==> flow/design.v <==
module Final_AXI_to_APB_Bridge #(
    parameter AXI_ADDR_WIDTH    = 32,
    parameter AXI_DATA_WIDTH    = 32,
    parameter AXI_MAX_BURST_LEN = 8,
    parameter AXI_BURST_WIDTH   = 2,
    parameter AXI_SIZE_WIDTH    = 3,
    parameter APB_ADDR_WIDTH    = 32,
    parameter APB_DATA_WIDTH    = 32
)(
    input  [AXI_ADDR_WIDTH-1:0]    AWADDR,
    input  [AXI_BURST_WIDTH-1:0]   AWBURST,
    input  [AXI_MAX_BURST_LEN-1:0] AWLEN,
    input                          AWVALID,
    output                         AWREADY,
    input  [AXI_ADDR_WIDTH-1:0]    ARADDR,
    input  [AXI_BURST_WIDTH-1:0]   ARBURST,
    input  [AXI_MAX_BURST_LEN-1:0] ARLEN,
    input                          ARVALID,
    output                         ARREADY,
    input  [AXI_DATA_WIDTH-1:0]    WDATA,
    input                          WVALID,
    input                          WLAST,
    input  [AXI_DATA_WIDTH/8-1:0]  WSTRB,
    output                         WREADY,
    output [AXI_DATA_WIDTH-1:0]    RDATA,
    output [1:0]                   RRESP,
    output                         RVALID,
    output                         RLAST,
    input                          RREADY,
    output [1:0]                   BRESP,
    output                         BVALID,
    input                          BREADY,
    input                          ACLK,
    input                          ARESETn,
    output [APB_ADDR_WIDTH-1:0]    PADDR,
    output                         PWRITE,
    output                         PSEL1,
    output                         PSEL2,
    output                         PSEL3,
    output                         PSEL4,
    output                         PENABLE,
    output [APB_DATA_WIDTH-1:0]    PWDATA,
    input  [APB_DATA_WIDTH-1:0]    PRDATA,
    input                          PREADY
);
    localparam [12:0] IDLE_WRITE        = 13'b0000000000001;
    localparam [12:0] READ_SETUP_M      = 13'b0000000000010;
    localparam [12:0] READ_SETUP_S      = 13'b0000000000100;
    localparam [12:0] READ_ACCESS_S     = 13'b0000000001000;
    localparam [12:0] READ_PREACCESS_M  = 13'b0000000010000;
    localparam [12:0] READ_ACCESS_M     = 13'b0000000100000;
    localparam [12:0] WRITE_SETUP_M     = 13'b0000001000000;
    localparam [12:0] WRITE_PREACCESS_M = 13'b0000010000000;
    localparam [12:0] WRITE_ACCESS_M    = 13'b0000100000000;
    localparam [12:0] WRITE_TERMINATE   = 13'b0001000000000;
    localparam [12:0] WRITE_SETUP_S     = 13'b0010000000000;
    localparam [12:0] WRITE_ACCESS_S    = 13'b0100000000000;
    localparam [12:0] IDLE_READ         = 13'b1000000000000;
    localparam READ_PRIORITY  = 1'b0;
    localparam WRITE_PRIORITY = 1'b1;
    reg  [12:0] current_state_write, next_state_write;
    reg  [12:0] current_state_read,  next_state_read;
    reg         current_arbiter_state, next_arbiter_state;
    reg  [AXI_MAX_BURST_LEN:0] Length_Of_Burst_Subordinate_write, Length_Of_Burst_Subordinate_write_next;
    reg  [AXI_MAX_BURST_LEN:0] Length_Of_Burst_Manager_write,     Length_Of_Burst_Manager_write_next;
    reg  [AXI_ADDR_WIDTH-1:0]  Address_Hold_Reg_write,            Address_Hold_Reg_write_next;
    reg  [AXI_ADDR_WIDTH-1:0]  Memory_Aligner_write,              Memory_Aligner_write_next;
    reg  [AXI_DATA_WIDTH-1:0]  write_buf;         
    reg  [APB_DATA_WIDTH-1:0]  pwdata_q, pwdata_c;
    reg                        wen_q, wen_c;      
    reg  [AXI_MAX_BURST_LEN:0] Length_Of_Burst_Subordinate_read, Length_Of_Burst_Subordinate_read_next;
    reg  [AXI_MAX_BURST_LEN:0] Length_Of_Burst_Manager_read,     Length_Of_Burst_Manager_read_next;
    reg  [AXI_ADDR_WIDTH-1:0]  Address_Hold_Reg_read,            Address_Hold_Reg_read_next;
    reg  [APB_DATA_WIDTH-1:0]  read_buf;          
    reg  [AXI_DATA_WIDTH-1:0]  rdata_q, rdata_c;
    reg                        ren_q, ren_c;      
    reg                        last_q, last_c;
    always @(*) begin
        next_arbiter_state = current_arbiter_state;
        case (current_arbiter_state)
            WRITE_PRIORITY: if (AWVALID && !ARVALID) next_arbiter_state = READ_PRIORITY;
            READ_PRIORITY:  if (ARVALID && !AWVALID) next_arbiter_state = WRITE_PRIORITY;
        endcase
    end
    wire addr_conflict = (AWADDR == ARADDR) ||
                         ((AWADDR <= 50) && (ARADDR <= 50)) ||
                         ((AWADDR >= 51) && (ARADDR >= 51) && (AWADDR <= 10) && (ARADDR <= 100)) ||
                         ((AWADDR >= 101) && (ARADDR >= 101) && (AWADDR <= 150) && (ARADDR <= 150)) ||
                         ((AWADDR >= 151) && (ARADDR >= 151) && (AWADDR <= 200) && (ARADDR <= 200));
    always @(posedge ACLK or negedge ARESETn) begin
        if (!ARESETn) begin
            current_arbiter_state             <= WRITE_PRIORITY;
            current_state_write               <= IDLE_WRITE;
            current_state_read                <= IDLE_READ;
            Length_Of_Burst_Manager_read      <= 0;
            Length_Of_Burst_Subordinate_read  <= 0;
            Length_Of_Burst_Manager_write     <= 0;
            Length_Of_Burst_Subordinate_write <= 0;
            Address_Hold_Reg_write            <= 0;
            Address_Hold_Reg_read             <= 0;
            Memory_Aligner_write              <= 0;
            wen_q                             <= 1'b0;
            ren_q                             <= 1'b0;
            last_q                            <= 1'b0;
        end else begin
            current_arbiter_state <= next_arbiter_state;
            if (current_arbiter_state == WRITE_PRIORITY && addr_conflict)
                current_state_write <= IDLE_WRITE;
            else
                current_state_write <= next_state_write;
            current_state_read                <= next_state_read;
            Length_Of_Burst_Manager_read      <= Length_Of_Burst_Manager_read_next;
            Length_Of_Burst_Subordinate_read  <= Length_Of_Burst_Subordinate_read_next;
            Length_Of_Burst_Manager_write     <= Length_Of_Burst_Manager_write_next;
            Length_Of_Burst_Subordinate_write <= Length_Of_Burst_Subordinate_write_next;
            Address_Hold_Reg_write            <= Address_Hold_Reg_write_next;
            Address_Hold_Reg_read             <= Address_Hold_Reg_read_next;
            Memory_Aligner_write              <= Memory_Aligner_write_next;
            wen_q                             <= wen_c;
            ren_q                             <= ren_c;
            last_q                            <= last_c;
        end
    end
    always @(posedge ACLK) begin
        pwdata_q <= pwdata_c;
        rdata_q  <= rdata_c;
        if (current_state_write == WRITE_ACCESS_M && Length_Of_Burst_Manager_write != 0)
            write_buf <= WDATA;
        if (current_state_read == READ_ACCESS_S && Length_Of_Burst_Subordinate_read != 0)
            read_buf <= PRDATA;
    end
    always @(*) begin
        next_state_write                       = current_state_write;
        Address_Hold_Reg_write_next            = Address_Hold_Reg_write;
        Length_Of_Burst_Manager_write_next     = Length_Of_Burst_Manager_write;
        Length_Of_Burst_Subordinate_write_next = Length_Of_Burst_Subordinate_write;
        Memory_Aligner_write_next              = Memory_Aligner_write;
        pwdata_c                               = pwdata_q;
        wen_c                                  = wen_q;
        case (current_state_write)
            IDLE_WRITE: begin
                pwdata_c                               = 0;
                wen_c                                  = 1'b0;
                Address_Hold_Reg_write_next            = 0;
                Length_Of_Burst_Manager_write_next     = 0;
                Length_Of_Burst_Subordinate_write_next = 0;
                Memory_Aligner_write_next              = 0;
                next_state_write = AWVALID ? WRITE_SETUP_M : IDLE_WRITE;
            end
            WRITE_SETUP_M: begin
                if (AWVALID) begin
                    Address_Hold_Reg_write_next            = AWADDR;
                    Length_Of_Burst_Subordinate_write_next = AWLEN + 1;
                    Length_Of_Burst_Manager_write_next     = AWLEN + 1;
                    Memory_Aligner_write_next              = AWADDR;
                    next_state_write = WRITE_PREACCESS_M;
                end else
                    next_state_write = IDLE_WRITE;
            end
            WRITE_PREACCESS_M: begin
                next_state_write = WVALID ? WRITE_ACCESS_M : WRITE_PREACCESS_M;
            end
            WRITE_ACCESS_M: begin
                if (Length_Of_Burst_Manager_write != 0) begin
                    if (WLAST || Length_Of_Burst_Manager_write == 1)
                        next_state_write = WRITE_TERMINATE;
                    else
                        next_state_write = WRITE_SETUP_S;
                    case (AWBURST)
                        2'b00: Address_Hold_Reg_write_next = AWADDR;
                        2'b01: Address_Hold_Reg_write_next = Address_Hold_Reg_write + 4;
                        2'b10: begin
                            Address_Hold_Reg_write_next = Address_Hold_Reg_write + 4;
                            if (Address_Hold_Reg_write >= AWADDR + AWLEN*4)
                                Address_Hold_Reg_write_next = AWADDR;
                        end
                        default: Address_Hold_Reg_write_next = AWADDR;
                    endcase
                    Length_Of_Burst_Manager_write_next = Length_Of_Burst_Manager_write - 1;
                end else
                    next_state_write = WRITE_TERMINATE;
            end
            WRITE_TERMINATE: begin
                next_state_write = BREADY ? WRITE_SETUP_S : WRITE_TERMINATE;
            end
            WRITE_SETUP_S: begin
                next_state_write = WRITE_ACCESS_S;
                pwdata_c         = write_buf;
                wen_c            = 1'b1;
            end
            WRITE_ACCESS_S: begin
                if (PREADY && Length_Of_Burst_Subordinate_write != 0) begin
                    if (Length_Of_Burst_Subordinate_write == 1)
                        next_state_write = IDLE_WRITE;
                    else
                        next_state_write = WRITE_ACCESS_M;
                    case (AWBURST)
                        2'b01: Memory_Aligner_write_next = Memory_Aligner_write + 4;
                        2'b10: begin
                            Memory_Aligner_write_next = Memory_Aligner_write + 4;
                            if (Memory_Aligner_write >= AWADDR + AWLEN*2)
                                Memory_Aligner_write_next = AWADDR;
                        end
                        default: Memory_Aligner_write_next = Memory_Aligner_write;
                    endcase
                    Length_Of_Burst_Subordinate_write_next = Length_Of_Burst_Subordinate_write - 1;
                end
            end
            default: next_state_write = IDLE_WRITE;
        endcase
    end
    always @(*) begin
        next_state_read                       = current_state_read;
        Address_Hold_Reg_read_next            = Address_Hold_Reg_read;
        Length_Of_Burst_Subordinate_read_next = Length_Of_Burst_Subordinate_read;
        Length_Of_Burst_Manager_read_next     = Length_Of_Burst_Manager_read;
        rdata_c                               = rdata_q;
        ren_c                                 = ren_q;
        last_c                                = last_q;
        case (current_state_read)
            IDLE_READ: begin
                rdata_c                               = 0;
                ren_c                                 = ARVALID;
                last_c                                = 1'b0;
                Address_Hold_Reg_read_next            = 0;
                Length_Of_Burst_Subordinate_read_next = 0;
                Length_Of_Burst_Manager_read_next     = 0;
                next_state_read = ARVALID ? READ_SETUP_M : IDLE_READ;
            end
            READ_SETUP_M: begin
                if (ARVALID) begin
                    Address_Hold_Reg_read_next            = ARADDR;
                    Length_Of_Burst_Subordinate_read_next = ARLEN + 1;
                    Length_Of_Burst_Manager_read_next     = ARLEN + 1;
                    next_state_read = READ_SETUP_S;
                end else
                    next_state_read = IDLE_READ;
            end
            READ_SETUP_S: begin
                next_state_read = PREADY ? READ_ACCESS_S : READ_SETUP_S;
            end
            READ_ACCESS_S: begin
                if (Length_Of_Burst_Subordinate_read != 0) begin
                    case (ARBURST)
                        2'b01: Address_Hold_Reg_read_next = Address_Hold_Reg_read + 4;
                        2'b10: begin
                            Address_Hold_Reg_read_next = Address_Hold_Reg_read + 4;
                            if (Address_Hold_Reg_read >= ARADDR + ARLEN*2)
                                Address_Hold_Reg_read_next = ARADDR;
                        end
                        default: Address_Hold_Reg_read_next = Address_Hold_Reg_read;
                    endcase
                    Length_Of_Burst_Subordinate_read_next = Length_Of_Burst_Subordinate_read - 1;
                    next_state_read = READ_PREACCESS_M;
                end else
                    next_state_read = READ_ACCESS_M;
            end
            READ_PREACCESS_M: begin
                next_state_read = RREADY ? READ_ACCESS_M : READ_PREACCESS_M;
            end
            READ_ACCESS_M: begin
                if (Length_Of_Burst_Manager_read != 0) begin
                    if (Length_Of_Burst_Manager_read == 1) begin
                        last_c          = 1'b1;
                        next_state_read = IDLE_READ;
                    end else
                        next_state_read = READ_ACCESS_S;
                    rdata_c = read_buf;
                    Length_Of_Burst_Manager_read_next = Length_Of_Burst_Manager_read - 1;
                end else
                    next_state_read = IDLE_READ;
            end
            default: next_state_read = IDLE_READ;
        endcase
    end
    wire apb_active = (current_state_read  == READ_SETUP_S)  ||
                      (current_state_read  == READ_ACCESS_M) ||
                      (current_state_read  == READ_ACCESS_S) ||
                      (current_state_write == WRITE_SETUP_S) ||
                      (current_state_write == WRITE_ACCESS_S);
    wire sel_on = !last_c && apb_active;
    wire write_apb = (current_state_write == WRITE_ACCESS_S) || (current_state_write == WRITE_SETUP_S);
    assign ARREADY = (current_state_read == READ_SETUP_M);
    assign PADDR   = ((wen_c || (ren_c && write_apb)) && (current_state_read != READ_ACCESS_M)) ?
                     Memory_Aligner_write : Address_Hold_Reg_read;
    assign PSEL1   = sel_on && ((Address_Hold_Reg_write <= 50) || (Address_Hold_Reg_read <= 50));
    assign PSEL2   = sel_on && ((Address_Hold_Reg_write >= 51  && Address_Hold_Reg_write <= 100) ||
                                (Address_Hold_Reg_read  >= 51  && Address_Hold_Reg_read  <= 100));
    assign PSEL3   = sel_on && ((Address_Hold_Reg_write >= 101 && Address_Hold_Reg_write <= 150) ||
                                (Address_Hold_Reg_read  >= 101 && Address_Hold_Reg_read  <= 150));
    assign PSEL4   = sel_on && ((Address_Hold_Reg_write >= 151 && Address_Hold_Reg_write <= 200) ||
                                (Address_Hold_Reg_read  >= 151 && Address_Hold_Reg_read  <= 200));
    assign PWRITE  = write_apb;
    assign PENABLE = (current_state_read == READ_ACCESS_S) || (current_state_write == WRITE_ACCESS_S);
    assign PWDATA  = pwdata_c;
    assign RDATA   = rdata_c;
    assign RRESP   = last_c ? 2'd0 : 2'd1;
    assign RLAST   = (RRESP != 2'd0) && last_c && RREADY;
    assign RVALID  = (current_state_read == READ_ACCESS_M);
    assign AWREADY = (current_state_write == WRITE_SETUP_M);
    assign WREADY  = (current_state_write == WRITE_ACCESS_M);
    assign BVALID  = (current_state_write == WRITE_TERMINATE);
    assign BRESP   = (current_state_write == WRITE_TERMINATE) ? 2'd0 : 2'd1;
endmodule
* Reports on Final_AXI_to_APB_Bridge
What the tools print for Final_AXI_to_APB_Bridge, step after step.
Lines are those of the file above, counted from 1.
Operators: Yosys type, input widths -> output width; for muxes data width and select width s.
Cell names lack the library's common part.
A cell with -- has no value.
- Top module :: Final_AXI_to_APB_Bridge
- Clock port :: ACLK
- Library :: sky130hd
- Corner :: tt_025C_1v80

* Elaborated design
Counts by Yosys on the flattened word-level netlist (proc, flatten, opt, wreduce; memories kept). Register bits leave out memories and registers merged into their read ports (data or address). Print and check cells are left out. Cells with the same type and inputs are merged into one.
- Equal/unequal tests :: 31
- $add $sub $neg :: 12
- Magnitude comparators :: 31
- Multiplexer cells :: 56
- Bitwise gates (word level) :: 1
- Reductions and logical operators :: 65
** Operators with widths (count)
- $mux 32 :: 10
- $pmux 32 s2 :: 5
- $pmux 32 s3 :: 3
- $le 32x8->1 const B :: 8
- $ge 32x6->1 const B :: 4
- $le 32x6->1 const B :: 4
- $ge 32x7->1 const B :: 4
- $ge 32x8->1 const B :: 4
- $pmux 9 s3 :: 4
- $add 32x3->32 const B :: 3
- $ge 32x32->1 :: 3
- $le 32x7->1 const B :: 3
- $pmux 13 s7 :: 1
- $pmux 13 s6 :: 1
- $mux 13 :: 6
- $mux 9 :: 8
- $add 32x9->32 :: 2
- $sub 9x1->9 const B :: 4
- $reduce_bool 9->1 :: 4
- $mux 11 :: 3
- $add 32x10->32 :: 1
- $eq 32x32->1 :: 1
- $le 32x4->1 const B :: 1
- $logic_and 1x1->1 :: 31
- $eq 9x1->1 const B :: 3
- $add 8x1->9 const B :: 2
- $logic_or 1x1->1 :: 16
- $eq 13x1->1 const B :: 1
Other operator kinds: 29; their cells: 56.
- Elaborated cells :: 213
- Output and inout port bits :: 112
- Input bits :: 161
- Register bits :: 290

* Logic depth
Yosys ltp: most cells in a row. Word level: on the elaborated netlist, between registers, memories and ports. Mapped: between sequential cells and ports; inverters and the memories' decode and read muxes count.
- Word-level depth :: 9
- ABC_AREA :: 1
- Depth in mapped cells :: 30
- Gate-level depth less buffers :: 29

* After synthesis
The flow's flattened synthesis, as Yosys stat reports it; memories are mapped. The netlist is that of the ABC_AREA named above (0 if unset); the other value can give another one.
The area totals of this step are shown rounded.
- Cell count :: 3146
- Cell area after synthesis :: 22060 um^2
- Mapped flip-flops :: 277
- Buffers :: 122
- Sequential part of the area :: 6935 um^2
** Cell types
- dfrtp_1 :: count 146, area in all 3.65E+03 um^2
- nand2_1 :: count 779, area in all 2.92E+03 um^2
- edfxtp_1 :: count 64, area in all 1.92E+03 um^2
- ha_1 :: count 142, area in all 1.78E+03 um^2
- inv_1 :: count 358, area in all 1.34E+03 um^2
- xor2_1 :: count 151, area in all 1.32E+03 um^2
- dfxtp_1 :: count 64, area in all 1.28E+03 um^2
- a21oi_1 :: count 245, area in all 1.23E+03 um^2
- nand3_1 :: count 204, area in all 1.02E+03 um^2
- nor2_1 :: count 263, area in all 987.197 um^2
- o21ai_0 :: count 108, area in all 540.518 um^2
- nand4_1 :: count 74, area in all 462.944 um^2
- a21boi_1 :: count 61, area in all 457.939 um^2
- nor3_1 :: count 82, area in all 410.394 um^2
- xnor2_1 :: count 30, area in all 262.752 um^2
- buf_2 :: count 43, area in all 215.206 um^2
- clkbuf_1 :: count 54, area in all 202.694 um^2
- nor3_2 :: count 18, area in all 180.173 um^2
Other cell types: 47; their cells: 260.

* Timing after synthesis
OpenSTA on the mapped netlist: ideal clock, no wires. The path of least setup slack (recovery checks aside). Input and output delay are each 20% of the period. Register names are those of the netlist, which keeps one name where synthesis merged equal registers.
- Path kind :: in2reg
- From :: input port AWADDR[2]
- To :: register Address_Hold_Reg_write[6]
- Required time :: 5923 ps
- Setup slack :: 1753 ps
- Buffers on the path :: 0
- Time at the first pin :: 1200 ps
- Library setup time :: 77 ps
- Path delay :: 3047 ps
- External input delay :: 1200 ps
- Stages :: 27
- Period :: 6000 ps
- Data arrival time :: 4170 ps
- Period reached after synthesis :: 4247 ps
"path delay" = arrival - input delay + setup time.
"stages" counts driving pins, that of a launching flip-flop among them; a cell with two outputs on the path counts twice.
"period reached after synthesis" is the clock period less the worst setup slack; recovery checks do not enter. This is arithmetic on one report: input and output delays are still those of the set period (20% each).
Between the ends stands the longest chain of elaborated cells between them, by number of cells; it is not shown to be the way that was timed. Of several equally long chains one is given.
Each line given opens the expression or statement behind the cell; cells for indexed reads and writes are added by Yosys, which also makes memories of some case tables.
- Path through :: ha_1 fa_1 nand3_1 nand3_1 nand2_1 nand2_1 a21o_1 nand2_1 nand2_2 nand2_1 nor3_2 nand2_1 xor2_1 inv_1 ha_1 nand2_1 nor2_1 nand4_1 nor2_1 nand4_1 nand3_1 nand2_1 nand2_2 nand2_1 nand2_2 nand2_1 a21oi_1
- Cells in the longest elaborated chain :: 6
- Elaborated cells on any way between the ends :: 6
- Source lines of those cells :: 4
- Classes of those cells :: add/sub (1); compare (1); mux (4)
** RTL lines, path after synthesis
- start: declaration :: RTL line 10 : input  [AXI_ADDR_WIDTH-1:0]    AWADDR,
- $add 32x10->32 :: RTL line 174 : if (Address_Hold_Reg_write >= AWADDR + AWLEN*4)
- $ge 32x32->1 :: RTL line 174
- $mux 32 :: RTL line 174
- $pmux 32 s2 :: RTL line 169 : case (AWBURST)
- $mux 32 :: RTL line 164 : if (Length_Of_Burst_Manager_write != 0) begin
- $pmux 32 s3 :: RTL line 140 : case (current_state_write)
- end: assignment :: RTL line 99 : Address_Hold_Reg_write            <= 0;
- end: assignment :: RTL line 116 : Address_Hold_Reg_write            <= Address_Hold_Reg_write_next;
- end: declaration :: RTL line 66 : reg  [AXI_ADDR_WIDTH-1:0]  Address_Hold_Reg_write,            Address_Hold_Reg_write_next;

* Worst path after layout
Path of least setup slack in the final report of flow run A (OpenROAD, finished layout, wires in). Where an end is a register, its clock arrival counts in the times.
The report prints the path's times to 10 ps; the period is as set.
- Path kind :: in2reg
- From :: input port ARADDR[1]
- To :: register Address_Hold_Reg_read[18]
- Required time :: 6530 ps
- Time at the first pin :: 1200 ps
- External input delay :: 1200 ps
- Data arrival time :: 6030 ps
- Library setup time :: 80 ps
- Buffers on the path :: 2
- Stages :: 25
- Setup slack :: 500 ps
- Period :: 6000 ps
Between the ends stands the longest chain of elaborated cells between them, by number of cells; it is not shown to be the way that was timed. Of several equally long chains one is given.
- Path through :: clkdlybuf4s50_1 ha_1 fa_1 nand3_1 nand2_1 nand2_1 nand3_2 nand4_2 nor3_4 nand3_2 inv_2 nand2_1 xor2_1 ha_1 nand2_1 nor3_1 nand3_1 nor2_1 nand4_1 nand3_1 nand3_1 nand2_2 buf_12 nand2_1 a21boi_1
- Cells in the longest elaborated chain :: 6
- Elaborated cells on any way between the ends :: 6
- Source lines of those cells :: 4
- Classes of those cells :: add/sub (1); compare (1); mux (4)
** RTL lines, path after layout
- start: declaration :: RTL line 15 : input  [AXI_ADDR_WIDTH-1:0]    ARADDR,
- $add 32x9->32 :: RTL line 248 : if (Address_Hold_Reg_read >= ARADDR + ARLEN*2)
- $ge 32x32->1 :: RTL line 248
- $mux 32 :: RTL line 248
- $pmux 32 s2 :: RTL line 244 : case (ARBURST)
- $mux 32 :: RTL line 243 : if (Length_Of_Burst_Subordinate_read != 0) begin
- $pmux 32 s3 :: RTL line 220 : case (current_state_read)
- end: assignment :: RTL line 100 : Address_Hold_Reg_read             <= 0;
- end: assignment :: RTL line 117 : Address_Hold_Reg_read             <= Address_Hold_Reg_read_next;
- end: declaration :: RTL line 73 : reg  [AXI_ADDR_WIDTH-1:0]  Address_Hold_Reg_read,            Address_Hold_Reg_read_next;

Ticket comment

Flow measurements of Final_AXI_to_APB_Bridge on sky130hd: 4 stored runs with different settings, listed in no order. Input and output delays are each 20% of the period that was set; the output load is 0.01 pF.
"reached clock period" means the clock period less the worst setup slack. The figure is calculated, with input and output delays left at 20% of the set period.
"time used up by the worst setup path" means the part of the period allowed to the worst setup path (the constraints hold back 20% at inputs and 20% at outputs) less its slack; where the path has registers, the arrival times of their clocks count too.
"overall power" rests on the timing tool's default activity at the inputs, not on a simulated workload.
"time used up by the worst setup path" is given in steps of 10 ps.
The results are shown rounded.

* Flow run A
** Files
==> flow/run.sh <==
#!/bin/bash
# the make line also repeats the synthesis and layout settings of config.mk as NAME=value (left out here)
make -C /OpenROAD-flow-scripts/flow DESIGN_CONFIG=/design/flow/config.mk WORK_HOME=/design/flow/orfs CLKGATE_MAP_FILE= finish
==> flow/config.mk <==
export PLATFORM = sky130hd
export DESIGN_NAME = Final_AXI_to_APB_Bridge
export DESIGN_NICKNAME = Final_AXI_to_APB_Bridge
export VERILOG_FILES = /design/flow/design.v
export SDC_FILE = /design/flow/constraint.sdc
export NUM_CORES = 4
export LEC_CHECK = 0
export ABC_AREA = 1
export CAP_MARGIN = 20
export CORE_ASPECT_RATIO = 1.47
export CORE_MARGIN = 8
export CORE_UTILIZATION = 40
export CTS_CLUSTER_SIZE = 31
export MIN_ROUTING_LAYER = met2
export PLACE_DENSITY = 0.6
export SLEW_MARGIN = 10
export TNS_END_PERCENT = 80
==> flow/constraint.sdc <==
create_clock -name core_clock -period 6.0 [get_ports {ACLK}]
set_input_delay 1.2000 -clock core_clock [delete_from_list [all_inputs] [get_ports {ACLK}]]
set_output_delay 1.2000 -clock core_clock [all_outputs]
set_load 0.01 [all_outputs]
** Results
- Final utilization :: 48.9%
- Total negative slack on setup checks :: 0 ps
- Die footprint :: 63,060 um^2
- Worst setup slack after layout :: 502 ps
- Reached clock period :: 5,498 ps
- Time used up by the worst setup path :: 4,300 ps
- Class of the worst setup path :: in2reg
- Mapped cell area after synthesis :: 22,060 um^2
- Overall power :: 12,870 uW
- Standard-cell area after layout :: 26,700 um^2

* Flow run B
** Files
==> flow/run.sh <==
#!/bin/bash
# the make line also repeats the synthesis and layout settings of config.mk as NAME=value (left out here)
make -C /OpenROAD-flow-scripts/flow DESIGN_CONFIG=/design/flow/config.mk WORK_HOME=/design/flow/orfs CLKGATE_MAP_FILE= finish
==> flow/config.mk <==
export PLATFORM = sky130hd
export DESIGN_NAME = Final_AXI_to_APB_Bridge
export DESIGN_NICKNAME = Final_AXI_to_APB_Bridge
export VERILOG_FILES = /design/flow/design.v
export SDC_FILE = /design/flow/constraint.sdc
export NUM_CORES = 4
export LEC_CHECK = 0
export CAP_MARGIN = 20
export CORE_ASPECT_RATIO = 1.58
export CORE_MARGIN = 10
export CORE_UTILIZATION = 30
export PLACE_DENSITY = 0.56
export SETUP_SLACK_MARGIN = 0.08
export SLEW_MARGIN = 35
export TNS_END_PERCENT = 25
==> flow/constraint.sdc <==
create_clock -name core_clock -period 6.07 [get_ports {ACLK}]
set_input_delay 1.2140 -clock core_clock [delete_from_list [all_inputs] [get_ports {ACLK}]]
set_output_delay 1.2140 -clock core_clock [all_outputs]
set_load 0.01 [all_outputs]
** Results
- Final utilization :: 38.7%
- Total negative slack on setup checks :: 0 ps
- Die footprint :: 74,210 um^2
- Worst setup slack after layout :: 378 ps
- Reached clock period :: 5,692 ps
- Time used up by the worst setup path :: 4,480 ps
- Class of the worst setup path :: in2reg
- Mapped cell area after synthesis :: 19,040 um^2
- Overall power :: 9,978 uW
- Standard-cell area after layout :: 24,460 um^2

* Flow run C
** Files
==> flow/run.sh <==
#!/bin/bash
# the make line also repeats the synthesis and layout settings of config.mk as NAME=value (left out here)
make -C /OpenROAD-flow-scripts/flow DESIGN_CONFIG=/design/flow/config.mk WORK_HOME=/design/flow/orfs CLKGATE_MAP_FILE= finish
==> flow/config.mk <==
export PLATFORM = sky130hd
export DESIGN_NAME = Final_AXI_to_APB_Bridge
export DESIGN_NICKNAME = Final_AXI_to_APB_Bridge
export VERILOG_FILES = /design/flow/design.v
export SDC_FILE = /design/flow/constraint.sdc
export NUM_CORES = 4
export LEC_CHECK = 0
export ABC_AREA = 0
export CAP_MARGIN = 20
export CELL_PAD_IN_SITES_GLOBAL_PLACEMENT = 3
export CORE_ASPECT_RATIO = 0.51
export CORE_MARGIN = 2
export CORE_UTILIZATION = 19
export CTS_CLUSTER_DIAMETER = 190
export GPL_TIMING_DRIVEN = 1
export PLACE_DENSITY_LB_ADDON = 0.22
export SETUP_SLACK_MARGIN = 0.21
export SLEW_MARGIN = 20
==> flow/constraint.sdc <==
create_clock -name core_clock -period 4.97 [get_ports {ACLK}]
set_input_delay 0.9940 -clock core_clock [delete_from_list [all_inputs] [get_ports {ACLK}]]
set_output_delay 0.9940 -clock core_clock [all_outputs]
set_load 0.01 [all_outputs]
** Results
- Final utilization :: 28.8%
- Total negative slack on setup checks :: 0 ps
- Die footprint :: 102,900 um^2
- Worst setup slack after layout :: 155 ps
- Reached clock period :: 4,815 ps
- Time used up by the worst setup path :: 3,820 ps
- Class of the worst setup path :: in2reg
- Mapped cell area after synthesis :: 19,040 um^2
- Overall power :: 13,700 uW
- Standard-cell area after layout :: 28,480 um^2

* Flow run D
** Files
==> flow/run.sh <==
#!/bin/bash
# the make line also repeats the synthesis and layout settings of config.mk as NAME=value (left out here)
make -C /OpenROAD-flow-scripts/flow DESIGN_CONFIG=/design/flow/config.mk WORK_HOME=/design/flow/orfs CLKGATE_MAP_FILE= finish
==> flow/config.mk <==
export PLATFORM = sky130hd
export DESIGN_NAME = Final_AXI_to_APB_Bridge
export DESIGN_NICKNAME = Final_AXI_to_APB_Bridge
export VERILOG_FILES = /design/flow/design.v
export SDC_FILE = /design/flow/constraint.sdc
export NUM_CORES = 4
export LEC_CHECK = 0
export CAP_MARGIN = 40
export CELL_PAD_IN_SITES_GLOBAL_PLACEMENT = 1
export CORE_MARGIN = 2
export CORE_UTILIZATION = 62
export CTS_CLUSTER_DIAMETER = 236
export CTS_CLUSTER_SIZE = 20
export PLACE_DENSITY_LB_ADDON = 0.03
export SETUP_SLACK_MARGIN = 0.77
export SLEW_MARGIN = 20
==> flow/constraint.sdc <==
create_clock -name core_clock -period 3.7 [get_ports {ACLK}]
set_input_delay 0.7400 -clock core_clock [delete_from_list [all_inputs] [get_ports {ACLK}]]
set_output_delay 0.7400 -clock core_clock [all_outputs]
set_load 0.01 [all_outputs]
** Results
Stopped before the end: placement reported FLW-0024.
